==> flow/design.v <==
`timescale 1ns / 1ps
module fixed_point_linear #(
    parameter INTEGER_W = 16,
    parameter FRACTIONAL_W = 16,
    parameter VALUE_OG_WIDTH = INTEGER_W + FRACTIONAL_W,
    parameter K_WIDTH = 32,  
    parameter B_WIDTH = INTEGER_W + FRACTIONAL_W,
    parameter VALUE_OUT_WIDTH = INTEGER_W + FRACTIONAL_W,
    parameter MULT_RESULT_WIDTH = VALUE_OG_WIDTH + K_WIDTH
) (
    input  logic clk,
    input  logic rst_n,
    input  logic signed [VALUE_OG_WIDTH-1:0] value_og,
    input  logic signed [K_WIDTH-1:0] k,
    input  logic signed [B_WIDTH-1:0] b,
    input  logic                      valid_i,
    output logic                      ready_o,
    input  logic                      ready_i,
    output logic                      valid_o,
    output logic signed [VALUE_OUT_WIDTH-1:0] value_out
);
    logic signed [VALUE_OG_WIDTH-1:0] value_og_reg;
    logic signed [K_WIDTH-1:0] k_reg;
    logic signed [B_WIDTH-1:0] b_reg;
    logic signed [MULT_RESULT_WIDTH-1:0] multiplication_reg;
    logic signed [MULT_RESULT_WIDTH-1:0] scaled_mult_reg;
    logic signed [VALUE_OUT_WIDTH-1:0] value_out_reg;
    logic valid_stage1, valid_stage2, valid_stage3, valid_stage4;
    logic signed [MULT_RESULT_WIDTH-1:0] multiplication;
    logic signed [MULT_RESULT_WIDTH-1:0] scaled_mult;
    logic signed [MULT_RESULT_WIDTH-1:0] addition;
    logic signed [VALUE_OUT_WIDTH-1:0] max_positive;
    logic signed [VALUE_OUT_WIDTH-1:0] max_negative;
    assign ready_o = ~valid_stage1 || (valid_stage1 && ready_i);
    always_ff @(posedge clk) begin
        if (!rst_n) begin
            value_og_reg <= '0;
            k_reg <= '0;
            b_reg <= '0;
            valid_stage1 <= 1'b0;
        end else begin
            if (ready_o) begin  
                value_og_reg <= value_og;
                k_reg <= k;
                b_reg <= b;
                valid_stage1 <= valid_i;
            end
        end
    end
    always_ff @(posedge clk) begin
        if (!rst_n) begin
            multiplication_reg <= '0;
            valid_stage2 <= 1'b0;
        end else begin
            if (valid_stage1) begin  
                multiplication_reg <= value_og_reg * k_reg;
                valid_stage2 <= valid_stage1;
            end else begin
                valid_stage2 <= 1'b0;
            end
        end
    end
    assign multiplication = multiplication_reg;
    always_ff @(posedge clk) begin
        if (!rst_n) begin
            scaled_mult_reg <= '0;
            valid_stage3 <= 1'b0;
        end else begin
            if (valid_stage2) begin  
                scaled_mult_reg <= multiplication >>> FRACTIONAL_W;  
                valid_stage3 <= valid_stage2;
            end else begin
                valid_stage3 <= 1'b0;
            end
        end
    end
    assign scaled_mult = scaled_mult_reg;
    always_ff @(posedge clk) begin
        if (!rst_n) begin
            value_out_reg <= '0;
            valid_stage4 <= 1'b0;
        end else begin
            if (valid_stage3) begin  
                addition = scaled_mult + {{(MULT_RESULT_WIDTH-B_WIDTH){b_reg[B_WIDTH-1]}}, b_reg};
                max_positive = (1 << (VALUE_OUT_WIDTH-1)) - 1;   
                max_negative = -(1 << (VALUE_OUT_WIDTH-1));      
                if ($signed(addition) > $signed(max_positive)) begin
                    value_out_reg <= max_positive;
                end else if ($signed(addition) < $signed(1'b0)) begin
                    value_out_reg <= 0;
                end else begin
                    value_out_reg <= addition[VALUE_OUT_WIDTH-1:0];
                end
                valid_stage4 <= valid_stage3;
            end else begin
                valid_stage4 <= 1'b0;
            end
        end
    end
    always_ff @(posedge clk) begin
        if (!rst_n) begin
            valid_o <= 1'b0;
            value_out <= '0;
        end else begin
            if (ready_i) begin  
                valid_o <= valid_stage4;
                value_out <= value_out_reg;
            end
        end
    end
endmodule
`timescale 1ns / 1ps
module fifo #(
    parameter DATA_WIDTH = 32,
    parameter DEPTH = 16,
    parameter START_NUMBER = 0
)(
    input  logic clk,
    input  logic reset_n,
    output  logic [DATA_WIDTH-1:0] s_axis_tdata,
    output  logic s_axis_tvalid,
    input logic s_axis_tready,
    input logic [DATA_WIDTH-1:0] m_axis_tdata,
    input logic m_axis_tvalid,
    output  logic m_axis_tready
);
    logic [DATA_WIDTH-1:0] mem [0:DEPTH-1];
    logic [$clog2(DEPTH)-1:0] wr_ptr;
    logic [$clog2(DEPTH)-1:0] rd_ptr;
    logic [$clog2(DEPTH):0] count;
    logic full, empty;
    assign full = (count == DEPTH);
    assign empty = (count == 0);
    assign m_axis_tready = !full;  
    assign s_axis_tvalid = (!empty);
    always_ff @(posedge clk or negedge reset_n) begin
        if (!reset_n) begin
            wr_ptr <= 0;
            rd_ptr <= 0;
            count <= START_NUMBER;
            s_axis_tdata <= 0;
        end else begin
            if (m_axis_tvalid && m_axis_tready) begin
                mem[wr_ptr] <= m_axis_tdata;
                wr_ptr <= (wr_ptr == DEPTH-1) ? 0 : wr_ptr + 1;
            end
            if (s_axis_tvalid && s_axis_tready ) begin
                s_axis_tdata <= mem[rd_ptr];
                rd_ptr <= (rd_ptr == DEPTH-1) ? 0 : rd_ptr + 1;
            end
            case ({m_axis_tvalid && m_axis_tready, s_axis_tvalid && s_axis_tready})
                2'b01: count <= count - 1;   
                2'b10: count <= count + 1;   
                2'b11: count <= count;       
                default: ;                   
            endcase
        end
    end
endmodule
`timescale 1ns / 1ps
module parallel_DAC #(     
    parameter FIFO_DEPTH = 4,
    parameter DATA_WIDTH = 32,
    parameter START_NUMBER = 4       
)(
    input logic      in_clk,
    input logic      in_reset,
    input logic      in_sdo, 
    input logic [DATA_WIDTH-1:0] in_data,
    input logic      valid, 
    output logic      ready,
    output logic     out_sclk,
    output logic     out_ss,
    output logic     out_sdio,
    output logic     out_busy,
    output logic        sel_1_0,
    output logic        sel_1_1,
    output logic        sel_2_0,
    output logic        sel_2_1,
    output logic        AS2_r,
    output logic [15:0] out_data
);
    logic      in_start;
    logic [5:0] timer;
    logic sclk, sclk_buf;
    logic sdio, ss, busy;
    logic [15:0] dout;
    logic [7:0] counter_data;
    logic [3:0] timer_sclk;
    logic [5:0] timer_delay;
    logic [15:0] data;
    logic sclk_pos; assign sclk_pos = ~sclk_buf & sclk;
    logic sclk_neg; assign sclk_neg = ~sclk & sclk_buf;
    logic     data_went;
    assign data [15:0] = in_data[15:0];
    assign out_sdio = sdio;
    assign out_sclk = sclk;
    assign out_ss = ss;
    assign out_busy = busy;
    logic [2:0] sel_r;
    logic block;
    always_ff @(posedge in_clk or negedge in_reset) begin
        if(!in_reset) begin
            timer_sclk <= 4'd0;
        end else begin
            timer_sclk <= (in_start && (timer_sclk < 4'd5)) ? 
                         timer_sclk + 1 : 4'd0;
        end
    end
    always_ff @(posedge in_clk or negedge in_reset) begin
        if(!in_reset) begin
            in_start <= 'd0;
        end else if (valid && ready ) begin
            in_start <= 1'b1;
        end else if (timer_delay == 6'd30 )
            in_start <= 'd0;
    end
    always_ff @(posedge in_clk or negedge in_reset) begin
        if(!in_reset) begin
            out_data <= 'd0;
        end else if (in_start) begin
            if (timer_delay == 6'd29) begin
                out_data <= data;
            end 
        end
    end
    always_ff @(posedge in_clk or negedge in_reset) begin
        if(!in_reset) begin
            sclk <= 1'b1;
        end else begin
            if(in_start) begin
                if(timer_sclk == 4'd4 && counter_data != 8'd16) 
                    sclk <= ~sclk;
                else if(counter_data == 8'd16) 
                    sclk <= 1'b1;
            end else begin
                sclk <= 1'b1;
            end
        end
    end
    always_ff @(posedge in_clk or negedge in_reset) begin
        if(!in_reset) begin
            sclk_buf <= 1'b1;
        end else begin
            sclk_buf <= sclk;
        end
    end
    always_ff @(posedge in_clk or negedge in_reset) begin
        if(!in_reset) begin
            counter_data <= 8'd0;
        end else begin
            if(in_start) begin
                if(sclk_pos && (counter_data < 8'd16)) 
                    counter_data <= counter_data + 1;
                else if( !in_start)
                    counter_data <= 8'd0;
            end else begin
                counter_data <= 8'd0;
            end
        end
    end
    always_ff @(posedge in_clk or negedge in_reset) begin
        if(!in_reset) begin
            dout <= 16'd0;
            block <= 0;
        end else begin
            if(in_start && !block) begin
                if(counter_data == 8'd0) begin
                    dout <= in_data[31:16];
                end else if((counter_data > 0) && (counter_data < 16) && sclk_neg) begin
                    dout <= {dout[14:0], 1'b0};
                end else if(counter_data == 16)
                 block <= 1'b1;   
            end else if (!in_start) begin
                block <= 1'b0;
            end
        end
    end
        always_comb begin
        if(!in_reset) begin
            ready <= 1'b0;
        end else begin
            if (valid && !in_start) begin
                ready <= 1'b1;
            end else  begin
                ready <= 1'b0;
            end
        end
    end
    always_ff @(posedge in_clk or negedge in_reset) begin
        if(!in_reset) begin
            sdio <= 1'b0;
        end else begin
            sdio <= (in_start) ? dout[15] : 1'b0;
        end
    end
    always_ff @(posedge in_clk or negedge in_reset) begin
        if(!in_reset) begin
            timer_delay <= 6'd0;
        end else begin
            if(in_start) begin
                if((counter_data == 8'd16) && (timer_delay < 6'd30)) 
                    timer_delay <= timer_delay + 1;
                else if(counter_data != 8'd16) 
                    timer_delay <= 6'd0;
            end else begin
                timer_delay <= 6'd0;
            end
        end
    end
    always_ff @(posedge in_clk or negedge in_reset) begin
        if(!in_reset) begin
            ss <= 1'b1;
        end else begin
            ss <= (busy) ? 1'b0 : 1'b1;
        end
    end
    always_ff @(posedge in_clk or negedge in_reset) begin
        if(!in_reset) begin
            busy <= 1'b0;
            data_went <= 1'b0; 
        end else begin
            if( in_start) begin
                busy <= (timer_delay != 6'd30);          
                data_went <= (timer_delay == 6'd29); 
            end else begin
                busy <= 1'b0;
            end
        end
    end
     always_ff @(posedge in_clk) begin
    if (!in_reset) begin
        sel_r <= 'b0;
        AS2_r <= 1'b0;
    end else if (data_went) begin
            sel_r<=sel_r + 1'b1;
       end else if(sel_r == 3'b010) begin
            AS2_r <= 1'b1;
        end else if(sel_r == 3'b100) begin
            sel_r <= 'b0;
            AS2_r <= 1'b0;
        end
end
assign sel_1_0 = (sel_r == 3'b001);
assign sel_1_1 = (sel_r == 3'b010);
assign sel_2_0 = (sel_r == 3'b011);
assign sel_2_1 = (sel_r == 3'b100);
endmodule
`timescale 1ns / 1ps
module top#(       
    parameter FIFO_DEPTH = 16,
    parameter DATA_WIDTH = 32,
    parameter START_NUMBER = 0    
)(
    input  logic        GCLK,
    input  logic        OTG_RESETN,
    input  logic [DATA_WIDTH-1:0] wdatax,
    input  logic [DATA_WIDTH-1:0] wdatay,
    input  logic        validx,
    input  logic        validy,
    input  logic [DATA_WIDTH-1:0] kx_u,
    input  logic [DATA_WIDTH-1:0] bx_u,
    input  logic [DATA_WIDTH-1:0] kx_c,
    input  logic [DATA_WIDTH-1:0] bx_c,
    input  logic [DATA_WIDTH-1:0] ky_u,
    input  logic [DATA_WIDTH-1:0] by_u,
    input  logic [DATA_WIDTH-1:0] ky_c,
    input  logic [DATA_WIDTH-1:0] by_c,
    output logic        sel_1_0,
    output logic        sel_1_1,
    output logic        sel_2_0,
    output logic        sel_2_1,
    output logic        AS2_r,
    output  logic       wready,
    output logic        JB1,
    output logic        JB2,
    output logic        JB3,
    output logic        JB4,
    output logic        JB7,
    output logic        JB8,
    output logic        JB9,
    output logic        JB10,
    output logic        JA1,
    output logic        JA2,
    output logic        JA3,
    output logic        JA4,
    output logic        JA7,
    output logic        JA8,
    output logic        JA9,
    output logic        JA10,
    output logic        JC1_N,
    output logic        JC1_P,
        input logic        JC2_N,
    output logic        JC2_P,
    output logic        JC3_P
);
 assign JC1_P = 1'b0;
 logic [31:0]  in_data;
 logic  in_valid;
 logic in_ready;
    logic                  u_ready;
    logic                  u_valid;
    logic [DATA_WIDTH-1:0] u_data;
    logic                  c_ready;
    logic                  c_valid;
    logic [DATA_WIDTH-1:0] c_data;  
    logic [DATA_WIDTH-1:0] k_u;
    logic [DATA_WIDTH-1:0] b_u;
    logic [DATA_WIDTH-1:0] k_c;
    logic [DATA_WIDTH-1:0] b_c;
    logic [DATA_WIDTH-1:0] wdata;
    logic  wvalid;
    logic  store_valid;
    logic  done; 
always_ff @(posedge GCLK or negedge OTG_RESETN) begin
    if (!OTG_RESETN) begin
        store_valid <= 1'b0;
        done<= 1'b0;
    end else begin
        if (validx && validy) begin
            store_valid <= validy;
            done <= validy;
        end else if (!validx && !validy && u_valid) begin
            done <= store_valid;
            store_valid <=1'b0;
        end
    end
end
always_ff @(posedge GCLK or negedge OTG_RESETN) begin
        if (!OTG_RESETN) begin
        wdata <= '0;
        k_u <= '0;
        b_u <= '0;
        k_c <= '0;
        b_c <= '0;
        wvalid <= 1'b0;
    end else if (validx) begin
        wdata <= wdatax;
        k_u <= kx_u;
        b_u <= bx_u;
        wvalid <= validx;
    end else if (u_valid) begin
        if (store_valid) begin
            wdata <= wdatay;
            k_u <= ky_u;
            b_u <= by_u;
            k_c <= kx_c;
            b_c <= bx_c;
            wvalid <= u_valid;
        end else if (done) begin
            k_c <= ky_c;
            b_c <= by_c;
        end
    end else begin
        wdata <= '0;
        wvalid <= 1'b0;
    end
end
parallel_DAC #(
    .FIFO_DEPTH(FIFO_DEPTH),
    .DATA_WIDTH(DATA_WIDTH),
    .START_NUMBER(START_NUMBER)
)dac_inst (
    .in_clk(GCLK),
    .in_reset(OTG_RESETN),
    .in_sdo(JC2_N), 
    .in_data(in_data),
    .out_sclk(JC2_P),
    .out_ss(JC1_N),
    .out_sdio(JC3_P),
    .out_busy(),
    .AS2_r(AS2_r),
    .valid(in_valid), 
    .sel_1_0(sel_1_0),
    .sel_1_1(sel_1_1),
    .sel_2_0(sel_2_0),
    .sel_2_1(sel_2_1),
    .ready(in_ready),
    .out_data({JA1,JA2,JA3,JA4,JA7,JA8,JA9,JA10,JB1,JB2,JB3,JB4,JB7,JB8,JB9,JB10})
);
    fifo #(
        .DATA_WIDTH(DATA_WIDTH),
        .DEPTH(FIFO_DEPTH)
    ) fifo_inst (
        .clk(GCLK),
        .reset_n(OTG_RESETN),
        .s_axis_tdata(in_data),
        .s_axis_tvalid(in_valid),
        .s_axis_tready(in_ready),
        .m_axis_tdata({wdata[31:16],c_data[31:16]}),
        .m_axis_tvalid(c_valid),
        .m_axis_tready(c_ready)
    );
fixed_point_linear mult_u (
    .clk(GCLK),
    .rst_n(OTG_RESETN),
    .value_og({wdata[15:0],16'b0}),
    .k(k_u),
    .b(b_u),
    .valid_i(wvalid),
    .ready_o(wready),
    .ready_i(u_ready),
    .valid_o(u_valid),
    .value_out(u_data)
);
fixed_point_linear mult_code (
    .clk(GCLK),
    .rst_n(OTG_RESETN),
    .value_og(u_data),
    .k(k_c),
    .b(b_c),
    .valid_i(u_valid),
    .ready_o(u_ready),
    .ready_i(c_ready),
    .valid_o(c_valid),
    .value_out(c_data)
);
endmodule
# Reports on top
# Module top before and after one edit of its RTL, step after step.
# "orig" refers to lines of the RTL above, "edited" to lines of the edited file.
# "diff": "edited" minus "orig" as printed here.
# Operators: Yosys type, input widths -> output width; for muxes data width and select width s.
# Not given: -
[setup] design="top" clock_port="GCLK" lib="sky130hd" corner="tt_025C_1v80"

# The edit
# The edit as a unified diff against the file above.
# A script made this edit. It changes what the design does and was not meant as an optimisation.
# begin of diff
@@ -504,15 +504,6 @@
     .value_out(u_data)
 );
-fixed_point_linear mult_code (
-    .clk(GCLK),
-    .rst_n(OTG_RESETN),
-    .value_og(u_data),
-    .k(k_c),
-    .b(b_c),
-    .valid_i(u_valid),
-    .ready_o(u_ready),
-    .ready_i(c_ready),
-    .valid_o(c_valid),
-    .value_out(c_data)
-);
+assign u_ready = u_valid;
+assign c_valid = u_valid;
+assign c_data = u_data;
 endmodule
# end of diff

# Word-level counts
# Counts by Yosys on the flattened word-level netlist (proc, flatten, opt, wreduce). Print and check cells are left out.
[bits] element="regBits" orig=1320 edited=978 diff=-342
[bits] element="inputBits" orig=325 edited=325 diff=0
[bits] element="output_inout_bits" orig=26 edited=26 diff=0
[bits] element="elab_cells" orig=268 edited=233 diff=-35
[classes] element="addsub" orig=10 edited=9 diff=-1
[classes] element="mul" orig=2 edited=1 diff=-1
[classes] element="n_cmp" orig=9 edited=7 diff=-2
[classes] element="n_eq" orig=52 edited=52 diff=0
[classes] element="mux" orig=61 edited=50 diff=-11
[classes] element="n_logic" orig=8 edited=6 diff=-2
[classes] element="reduce_and_logical" orig=59 edited=56 diff=-3
[op_table] op="$mux 32" orig=17 edited=11 diff=-6
[op_table] op="$mux 1" orig=29 edited=24 diff=-5
[op_table] op="$not 1->1" orig=6 edited=4 diff=-2
[op_table] op="$reduce_and 3->1" orig=17 edited=16 diff=-1
[op_table] op="$logic_and 1x1->1" orig=15 edited=14 diff=-1
[op_table] op="$reduce_bool 2->1" orig=9 edited=8 diff=-1
[op_table] op="$reduce_and 2->1" orig=5 edited=6 diff=1
[op_table] op="$add 48x32->49" orig=2 edited=1 diff=-1
[op_table] op="$gt 64x32->1 const B" orig=2 edited=1 diff=-1
[op_table] op="$logic_or 1x1->1" orig=2 edited=1 diff=-1
[op_table] op="$lt 64x1->1 const B" orig=2 edited=1 diff=-1
[op_table] op="$mul 32x32->64" orig=1 edited=0 diff=-1
# Operator kinds equal on both sides are left out: 41.

# Longest topological paths
# Depth = most cells in a row (Yosys ltp): at word level without a register or memory, in the mapped netlist without a sequential cell, where the memories' decode and read muxes count.
[logic_depth] element="word_depth" orig=8 edited=8 diff=0
[logic_depth] element="ABC_AREA" orig="0" edited="0"
[logic_depth] element="depth_mapped" orig=30 edited=27 diff=-3
[logic_depth] element="depth_no_buf" orig=29 edited=25 diff=-4

# Netlist
# Source: synth_stat.txt of the flow (Yosys; design flattened, memories mapped). It holds for the ABC_AREA given above (unset counts as 0); a run with the other value may have another netlist.
[by_type] cell_type="sky130_fd_sc_hd__fa_1" orig=1570 edited=488 diff=-1082
[by_type] cell_type="sky130_fd_sc_hd__inv_1" orig=1479 edited=602 diff=-877
[by_type] cell_type="sky130_fd_sc_hd__nand2_1" orig=1510 edited=677 diff=-833
[by_type] cell_type="sky130_fd_sc_hd__and2_1" orig=727 edited=230 diff=-497
[by_type] cell_type="sky130_fd_sc_hd__clkbuf_1" orig=547 edited=258 diff=-289
[by_type] cell_type="sky130_fd_sc_hd__a21oi_1" orig=514 edited=227 diff=-287
[by_type] cell_type="sky130_fd_sc_hd__dfxtp_1" orig=478 edited=217 diff=-261
[by_type] cell_type="sky130_fd_sc_hd__ha_1" orig=415 edited=187 diff=-228
[by_type] cell_type="sky130_fd_sc_hd__mux2i_1" orig=346 edited=204 diff=-142
[by_type] cell_type="sky130_fd_sc_hd__nor2_1" orig=354 edited=236 diff=-118
[by_type] cell_type="sky130_fd_sc_hd__o21ai_0" orig=300 edited=212 diff=-88
[by_type] cell_type="sky130_fd_sc_hd__xnor2_1" orig=123 edited=49 diff=-74
[by_type] cell_type="sky130_fd_sc_hd__dfrtp_1" orig=263 edited=198 diff=-65
[by_type] cell_type="sky130_fd_sc_hd__nor2b_1" orig=73 edited=10 diff=-63
[by_type] cell_type="sky130_fd_sc_hd__a21o_1" orig=95 edited=51 diff=-44
[by_type] cell_type="sky130_fd_sc_hd__nand2b_1" orig=60 edited=23 diff=-37
[by_type] cell_type="sky130_fd_sc_hd__xor2_1" orig=64 edited=29 diff=-35
[by_type] cell_type="sky130_fd_sc_hd__a31oi_1" orig=46 edited=15 diff=-31
# Cell types equal on both sides are left out: 13.
# The list need not be complete.
[mapped] element="cell_count" orig=10311 edited=5079 diff=-5232
[mapped] element="area_um2" orig=104390.1 edited=55249.2 diff=-49140.9
[mapped] element="sequential_area_um2" orig=31604.1 edited=24752.5 diff=-6851.6
[mapped] element="ff_cells" orig=1256 edited=930 diff=-326
[mapped] element="n_buf" orig=591 edited=285 diff=-306
# The figures by module come from a second, unflattened synthesis with its own total; it is not the netlist above.
[unflattened] element="hier_cells" orig=12527 edited=7165 diff=-5362
[unflattened] element="area_unflattened_um2" orig=126635.2 edited=76692.3 diff=-49942.9
# Each row is one instance without its submodules.
[modules_orig] module="fixed_point_linear" instances=2 n_cells=5142 mod_area_um2=47088.9
[modules_orig] module="fifo" instances=1 n_cells=1340 mod_area_um2=21604.5
[modules_orig] module="top" instances=1 n_cells=639 mod_area_um2=7941.4
[modules_orig] module="parallel_DAC" instances=1 n_cells=264 mod_area_um2=2911.5
[modules_edited] module="fixed_point_linear" instances=1 n_cells=5134 mod_area_um2=47673.2
[modules_edited] module="fifo" instances=1 n_cells=1340 mod_area_um2=21604.5
[modules_edited] module="top" instances=1 n_cells=427 mod_area_um2=4503.1
[modules_edited] module="parallel_DAC" instances=1 n_cells=264 mod_area_um2=2911.5

# Timing after synthesis
# OpenSTA on the mapped netlist: ideal clock, no wires. The path of least setup slack (recovery checks aside). Input and output delay are each 20% of the period. Register names are those of the netlist, which keeps one name where synthesis merged equal registers.
[synth_timing] element="path_kind" orig="register -> register" edited="register -> register"
[synth_timing] element="from" orig="register mult_code.k_reg[2]" edited="register mult_u.k_reg[11]"
[synth_timing] element="to" orig="register mult_code.multiplication_reg[60]" edited="register mult_u.multiplication_reg[62]"
[synth_timing] element="period_ns" orig=10.0 edited=10.0 diff=0.0
[synth_timing] element="setup_time_ns" orig=0.124 edited=0.137 diff=0.013
[synth_timing] element="arrival_time_ns" orig=7.679 edited=6.408 diff=-1.271
[synth_timing] element="t_required_ns" orig=9.876 edited=9.863 diff=-0.013
[synth_timing] element="path_slack_ns" orig=2.197 edited=3.455 diff=1.258
[synth_timing] element="delay_ns" orig=7.803 edited=6.545 diff=-1.258
[synth_timing] element="stages" orig=27 edited=23 diff=-4
[synth_timing] element="n_path_buf" orig=1 edited=1 diff=0
[synth_timing] element="period_less_setup_slack_ns" orig=7.803 edited=6.545 diff=-1.258
# "delay_ns" = arrival - input delay + setup time.
# "stages" counts driving pins, that of a launching flip-flop among them; a cell with two outputs on the path counts twice.
# "period_less_setup_slack_ns" = period - worst setup slack (recovery checks aside). The figure is calculated, with input and output delays left at 20% of the set period.
# Between the ends stands the longest chain of elaborated cells between them, by number of cells; it is not shown to be the way that was timed. Of several equally long chains one is given.
# A line is the first line of the expression or statement that the cell stems from. Yosys adds cells for indexed reads and writes and turns some case tables into memories.
[synth_between_orig] cell_sequence="sky130_fd_sc_hd__dfxtp_1 sky130_fd_sc_hd__clkbuf_1 sky130_fd_sc_hd__nand2_1 sky130_fd_sc_hd__inv_1 sky130_fd_sc_hd__fa_1 sky130_fd_sc_hd__fa_1 sky130_fd_sc_hd__fa_1 sky130_fd_sc_hd__fa_1 sky130_fd_sc_hd__inv_1 sky130_fd_sc_hd__fa_1 sky130_fd_sc_hd__inv_1 sky130_fd_sc_hd__fa_1 sky130_fd_sc_hd__inv_1 sky130_fd_sc_hd__fa_1 sky130_fd_sc_hd__inv_1 sky130_fd_sc_hd__fa_1 sky130_fd_sc_hd__ha_1 sky130_fd_sc_hd__a21o_1 sky130_fd_sc_hd__a21oi_1 sky130_fd_sc_hd__and3_1 sky130_fd_sc_hd__o211ai_1 sky130_fd_sc_hd__a41oi_1 sky130_fd_sc_hd__nand3b_1 sky130_fd_sc_hd__o21ai_0 sky130_fd_sc_hd__a21o_1 sky130_fd_sc_hd__a211oi_1 sky130_fd_sc_hd__o31ai_1" elab_chain_cells=1
[synth_lines_orig] element="from (decl)" line_no=23 source="logic signed [K_WIDTH-1:0] k_reg;"
[synth_lines_orig] element="from (assign)" line_no=38 source="k_reg <= '0;"
[synth_lines_orig] element="from (assign)" line_no=44 source="k_reg <= k;"
[synth_lines_orig] element="$mul 32x32->64" line_no=56 source="multiplication_reg <= value_og_reg * k_reg;"
[synth_lines_orig] element="to (assign)" line_no=52 source="multiplication_reg <= '0;"
[synth_lines_orig] element="to (assign)" line_no=56
[synth_lines_orig] element="to (decl)" line_no=25 source="logic signed [MULT_RESULT_WIDTH-1:0] multiplication_reg;"
[synth_between_edited] cell_sequence="sky130_fd_sc_hd__dfxtp_1 sky130_fd_sc_hd__clkbuf_1 sky130_fd_sc_hd__nand2_1 sky130_fd_sc_hd__fa_1 sky130_fd_sc_hd__fa_1 sky130_fd_sc_hd__fa_1 sky130_fd_sc_hd__inv_1 sky130_fd_sc_hd__fa_1 sky130_fd_sc_hd__fa_1 sky130_fd_sc_hd__inv_1 sky130_fd_sc_hd__fa_1 sky130_fd_sc_hd__inv_1 sky130_fd_sc_hd__ha_1 sky130_fd_sc_hd__and3_1 sky130_fd_sc_hd__nand3_1 sky130_fd_sc_hd__a2111oi_2 sky130_fd_sc_hd__and4b_1 sky130_fd_sc_hd__o211a_1 sky130_fd_sc_hd__nor3_2 sky130_fd_sc_hd__a21oi_1 sky130_fd_sc_hd__o221a_2 sky130_fd_sc_hd__o311ai_0 sky130_fd_sc_hd__o211ai_1" elab_chain_cells=1
[synth_lines_edited] element="from (decl)" line_no=23 source="logic signed [K_WIDTH-1:0] k_reg;"
[synth_lines_edited] element="from (assign)" line_no=38 source="k_reg <= '0;"
[synth_lines_edited] element="from (assign)" line_no=44 source="k_reg <= k;"
[synth_lines_edited] element="$mul 16x32->48" line_no=56 source="multiplication_reg <= value_og_reg * k_reg;"
[synth_lines_edited] element="to (assign)" line_no=52 source="multiplication_reg <= '0;"
[synth_lines_edited] element="to (assign)" line_no=56
[synth_lines_edited] element="to (decl)" line_no=25 source="logic signed [MULT_RESULT_WIDTH-1:0] multiplication_reg;"

# Worst path after layout
# From the final timing report of each run of set A: the path of least setup slack in the routed layout; clock arrival at registers is part of the times.
[layout_timing] element="path_kind" orig="register -> register" edited="register -> register"
[layout_timing] element="from" orig="register mult_code.value_og_reg[4]" edited="register mult_u.value_og_reg[18]"
[layout_timing] element="to" orig="register mult_code.multiplication_reg[61]" edited="register mult_u.multiplication_reg[62]"
[layout_timing] element="period_ns" orig=9.53 edited=9.53 diff=0.00
[layout_timing] element="setup_time_ns" orig=0.13 edited=0.13 diff=0.00
[layout_timing] element="arrival_time_ns" orig=9.60 edited=8.32 diff=-1.28
[layout_timing] element="t_required_ns" orig=10.18 edited=10.11 diff=-0.07
[layout_timing] element="path_slack_ns" orig=0.58 edited=1.79 diff=1.21
[layout_timing] element="stages" orig=29 edited=23 diff=-6
[layout_timing] element="n_path_buf" orig=2 edited=1 diff=-1
# Between the ends stands the longest chain of elaborated cells between them, by number of cells; it is not shown to be the way that was timed. Of several equally long chains one is given.
[layout_between_orig] cell_sequence="sky130_fd_sc_hd__dfxtp_1 sky130_fd_sc_hd__and2_1 sky130_fd_sc_hd__fa_1 sky130_fd_sc_hd__fa_1 sky130_fd_sc_hd__fa_1 sky130_fd_sc_hd__inv_1 sky130_fd_sc_hd__fa_1 sky130_fd_sc_hd__inv_1 sky130_fd_sc_hd__fa_1 sky130_fd_sc_hd__inv_1 sky130_fd_sc_hd__fa_1 sky130_fd_sc_hd__inv_1 sky130_fd_sc_hd__fa_1 sky130_fd_sc_hd__fa_1 sky130_fd_sc_hd__ha_1 sky130_fd_sc_hd__nand4_1 sky130_fd_sc_hd__a21oi_1 sky130_fd_sc_hd__nor3_1 sky130_fd_sc_hd__a21boi_1 sky130_fd_sc_hd__o2111ai_1 sky130_fd_sc_hd__a211oi_1 sky130_fd_sc_hd__buf_4 sky130_fd_sc_hd__a211oi_1 sky130_fd_sc_hd__o21ai_1 sky130_fd_sc_hd__buf_4 sky130_fd_sc_hd__a311oi_1 sky130_fd_sc_hd__xnor2_1 sky130_fd_sc_hd__mux2i_1 sky130_fd_sc_hd__nor2_1" elab_chain_cells=1
[layout_lines_orig] element="from (decl)" line_no=22 source="logic signed [VALUE_OG_WIDTH-1:0] value_og_reg;"
[layout_lines_orig] element="from (assign)" line_no=37 source="value_og_reg <= '0;"
[layout_lines_orig] element="from (assign)" line_no=43 source="value_og_reg <= value_og;"
[layout_lines_orig] element="$mul 32x32->64" line_no=56 source="multiplication_reg <= value_og_reg * k_reg;"
[layout_lines_orig] element="to (assign)" line_no=52 source="multiplication_reg <= '0;"
[layout_lines_orig] element="to (assign)" line_no=56
[layout_lines_orig] element="to (decl)" line_no=25 source="logic signed [MULT_RESULT_WIDTH-1:0] multiplication_reg;"
[layout_between_edited] cell_sequence="sky130_fd_sc_hd__dfxtp_1 sky130_fd_sc_hd__buf_4 sky130_fd_sc_hd__nand2_1 sky130_fd_sc_hd__fa_1 sky130_fd_sc_hd__fa_1 sky130_fd_sc_hd__fa_1 sky130_fd_sc_hd__inv_1 sky130_fd_sc_hd__fa_1 sky130_fd_sc_hd__fa_1 sky130_fd_sc_hd__inv_1 sky130_fd_sc_hd__fa_1 sky130_fd_sc_hd__inv_1 sky130_fd_sc_hd__ha_1 sky130_fd_sc_hd__and4_1 sky130_fd_sc_hd__nand3_1 sky130_fd_sc_hd__a2111oi_2 sky130_fd_sc_hd__and4b_1 sky130_fd_sc_hd__o211a_1 sky130_fd_sc_hd__nor3_2 sky130_fd_sc_hd__a21oi_1 sky130_fd_sc_hd__o221a_2 sky130_fd_sc_hd__o311ai_0 sky130_fd_sc_hd__o211ai_1" elab_chain_cells=1
[layout_lines_edited] element="from (decl)" line_no=22 source="logic signed [VALUE_OG_WIDTH-1:0] value_og_reg;"
[layout_lines_edited] element="from (assign)" line_no=37 source="value_og_reg <= '0;"
[layout_lines_edited] element="from (assign)" line_no=43 source="value_og_reg <= value_og;"
[layout_lines_edited] element="$mul 16x32->48" line_no=56 source="multiplication_reg <= value_og_reg * k_reg;"
[layout_lines_edited] element="to (assign)" line_no=52 source="multiplication_reg <= '0;"
[layout_lines_edited] element="to (assign)" line_no=56
[layout_lines_edited] element="to (decl)" line_no=25 source="logic signed [MULT_RESULT_WIDTH-1:0] multiplication_reg;"

# Flow runs
# Runs of the flow (Yosys, OpenROAD) on both versions; the two runs of a pair have the same settings. The constraints put input and output delay at 20% of the set period each and load the outputs with 0.01 pF.
[flow_settings_set_A] CORE_UTILIZATION=40 PLACE_DENSITY=0.6 period_ns=9.53 CAP_MARGIN=20 CORE_MARGIN=2 SLEW_MARGIN=20
[measured_set_A] element="synth_area_um2" orig=104390.1 edited=55249.2 diff=-49140.9
[measured_set_A] element="dieArea_um2" orig=265076.0 edited=141113.0 diff=-123963.0
[measured_set_A] element="finalCellArea_um2" orig=116546.0 edited=62585.0 diff=-53961.0
[measured_set_A] element="post_route_util_pct" orig=44.9 edited=45.6 diff=0.7
[measured_set_A] element="setup_ws_ns" orig=0.585 edited=1.790 diff=1.205
[measured_set_A] element="setup_tns_ns" orig=0.000 edited=0.000 diff=0.000
[measured_set_A] element="worst_hold_slack_ns" orig=0.358 edited=0.357 diff=-0.001
[measured_set_A] element="final_power_mw" orig=15.691 edited=9.304 diff=-6.387
[measured_set_A] element="achievedPeriod_ns" orig=8.945 edited=7.740 diff=-1.205
[flow_settings_set_B] CAP_MARGIN=25 CORE_ASPECT_RATIO=0.67 CORE_UTILIZATION=63 GPL_ROUTABILITY_DRIVEN=1 GPL_TIMING_DRIVEN=0 MAX_ROUTING_LAYER="met5" PLACE_DENSITY_LB_ADDON=0.28 SLEW_MARGIN=5 period_ns=11.8 CORE_MARGIN=2
[measured_set_B] element="synth_area_um2" orig=104390.1 edited=55249.2 diff=-49140.9
[measured_set_B] element="dieArea_um2" orig=169038.0 edited=90130.7 diff=-78907.3
[measured_set_B] element="finalCellArea_um2" orig=116408.0 edited=62847.8 diff=-53560.2
[measured_set_B] element="post_route_util_pct" orig=70.6 edited=72.7 diff=2.1
[measured_set_B] element="setup_ws_ns" orig=1.336 edited=3.239 diff=1.903
[measured_set_B] element="setup_tns_ns" orig=0.000 edited=0.000 diff=0.000
[measured_set_B] element="worst_hold_slack_ns" orig=0.373 edited=0.365 diff=-0.008
[measured_set_B] element="final_power_mw" orig=12.640 edited=7.394 diff=-5.246
[measured_set_B] element="achievedPeriod_ns" orig=10.464 edited=8.561 diff=-1.903
# "achievedPeriod_ns" = clock period - worst setup slack. The figure is calculated, with input and output delays left at 20% of the set period.
# "final_power_mw" rests on the timing tool's default activity at the inputs, not on a simulated workload.
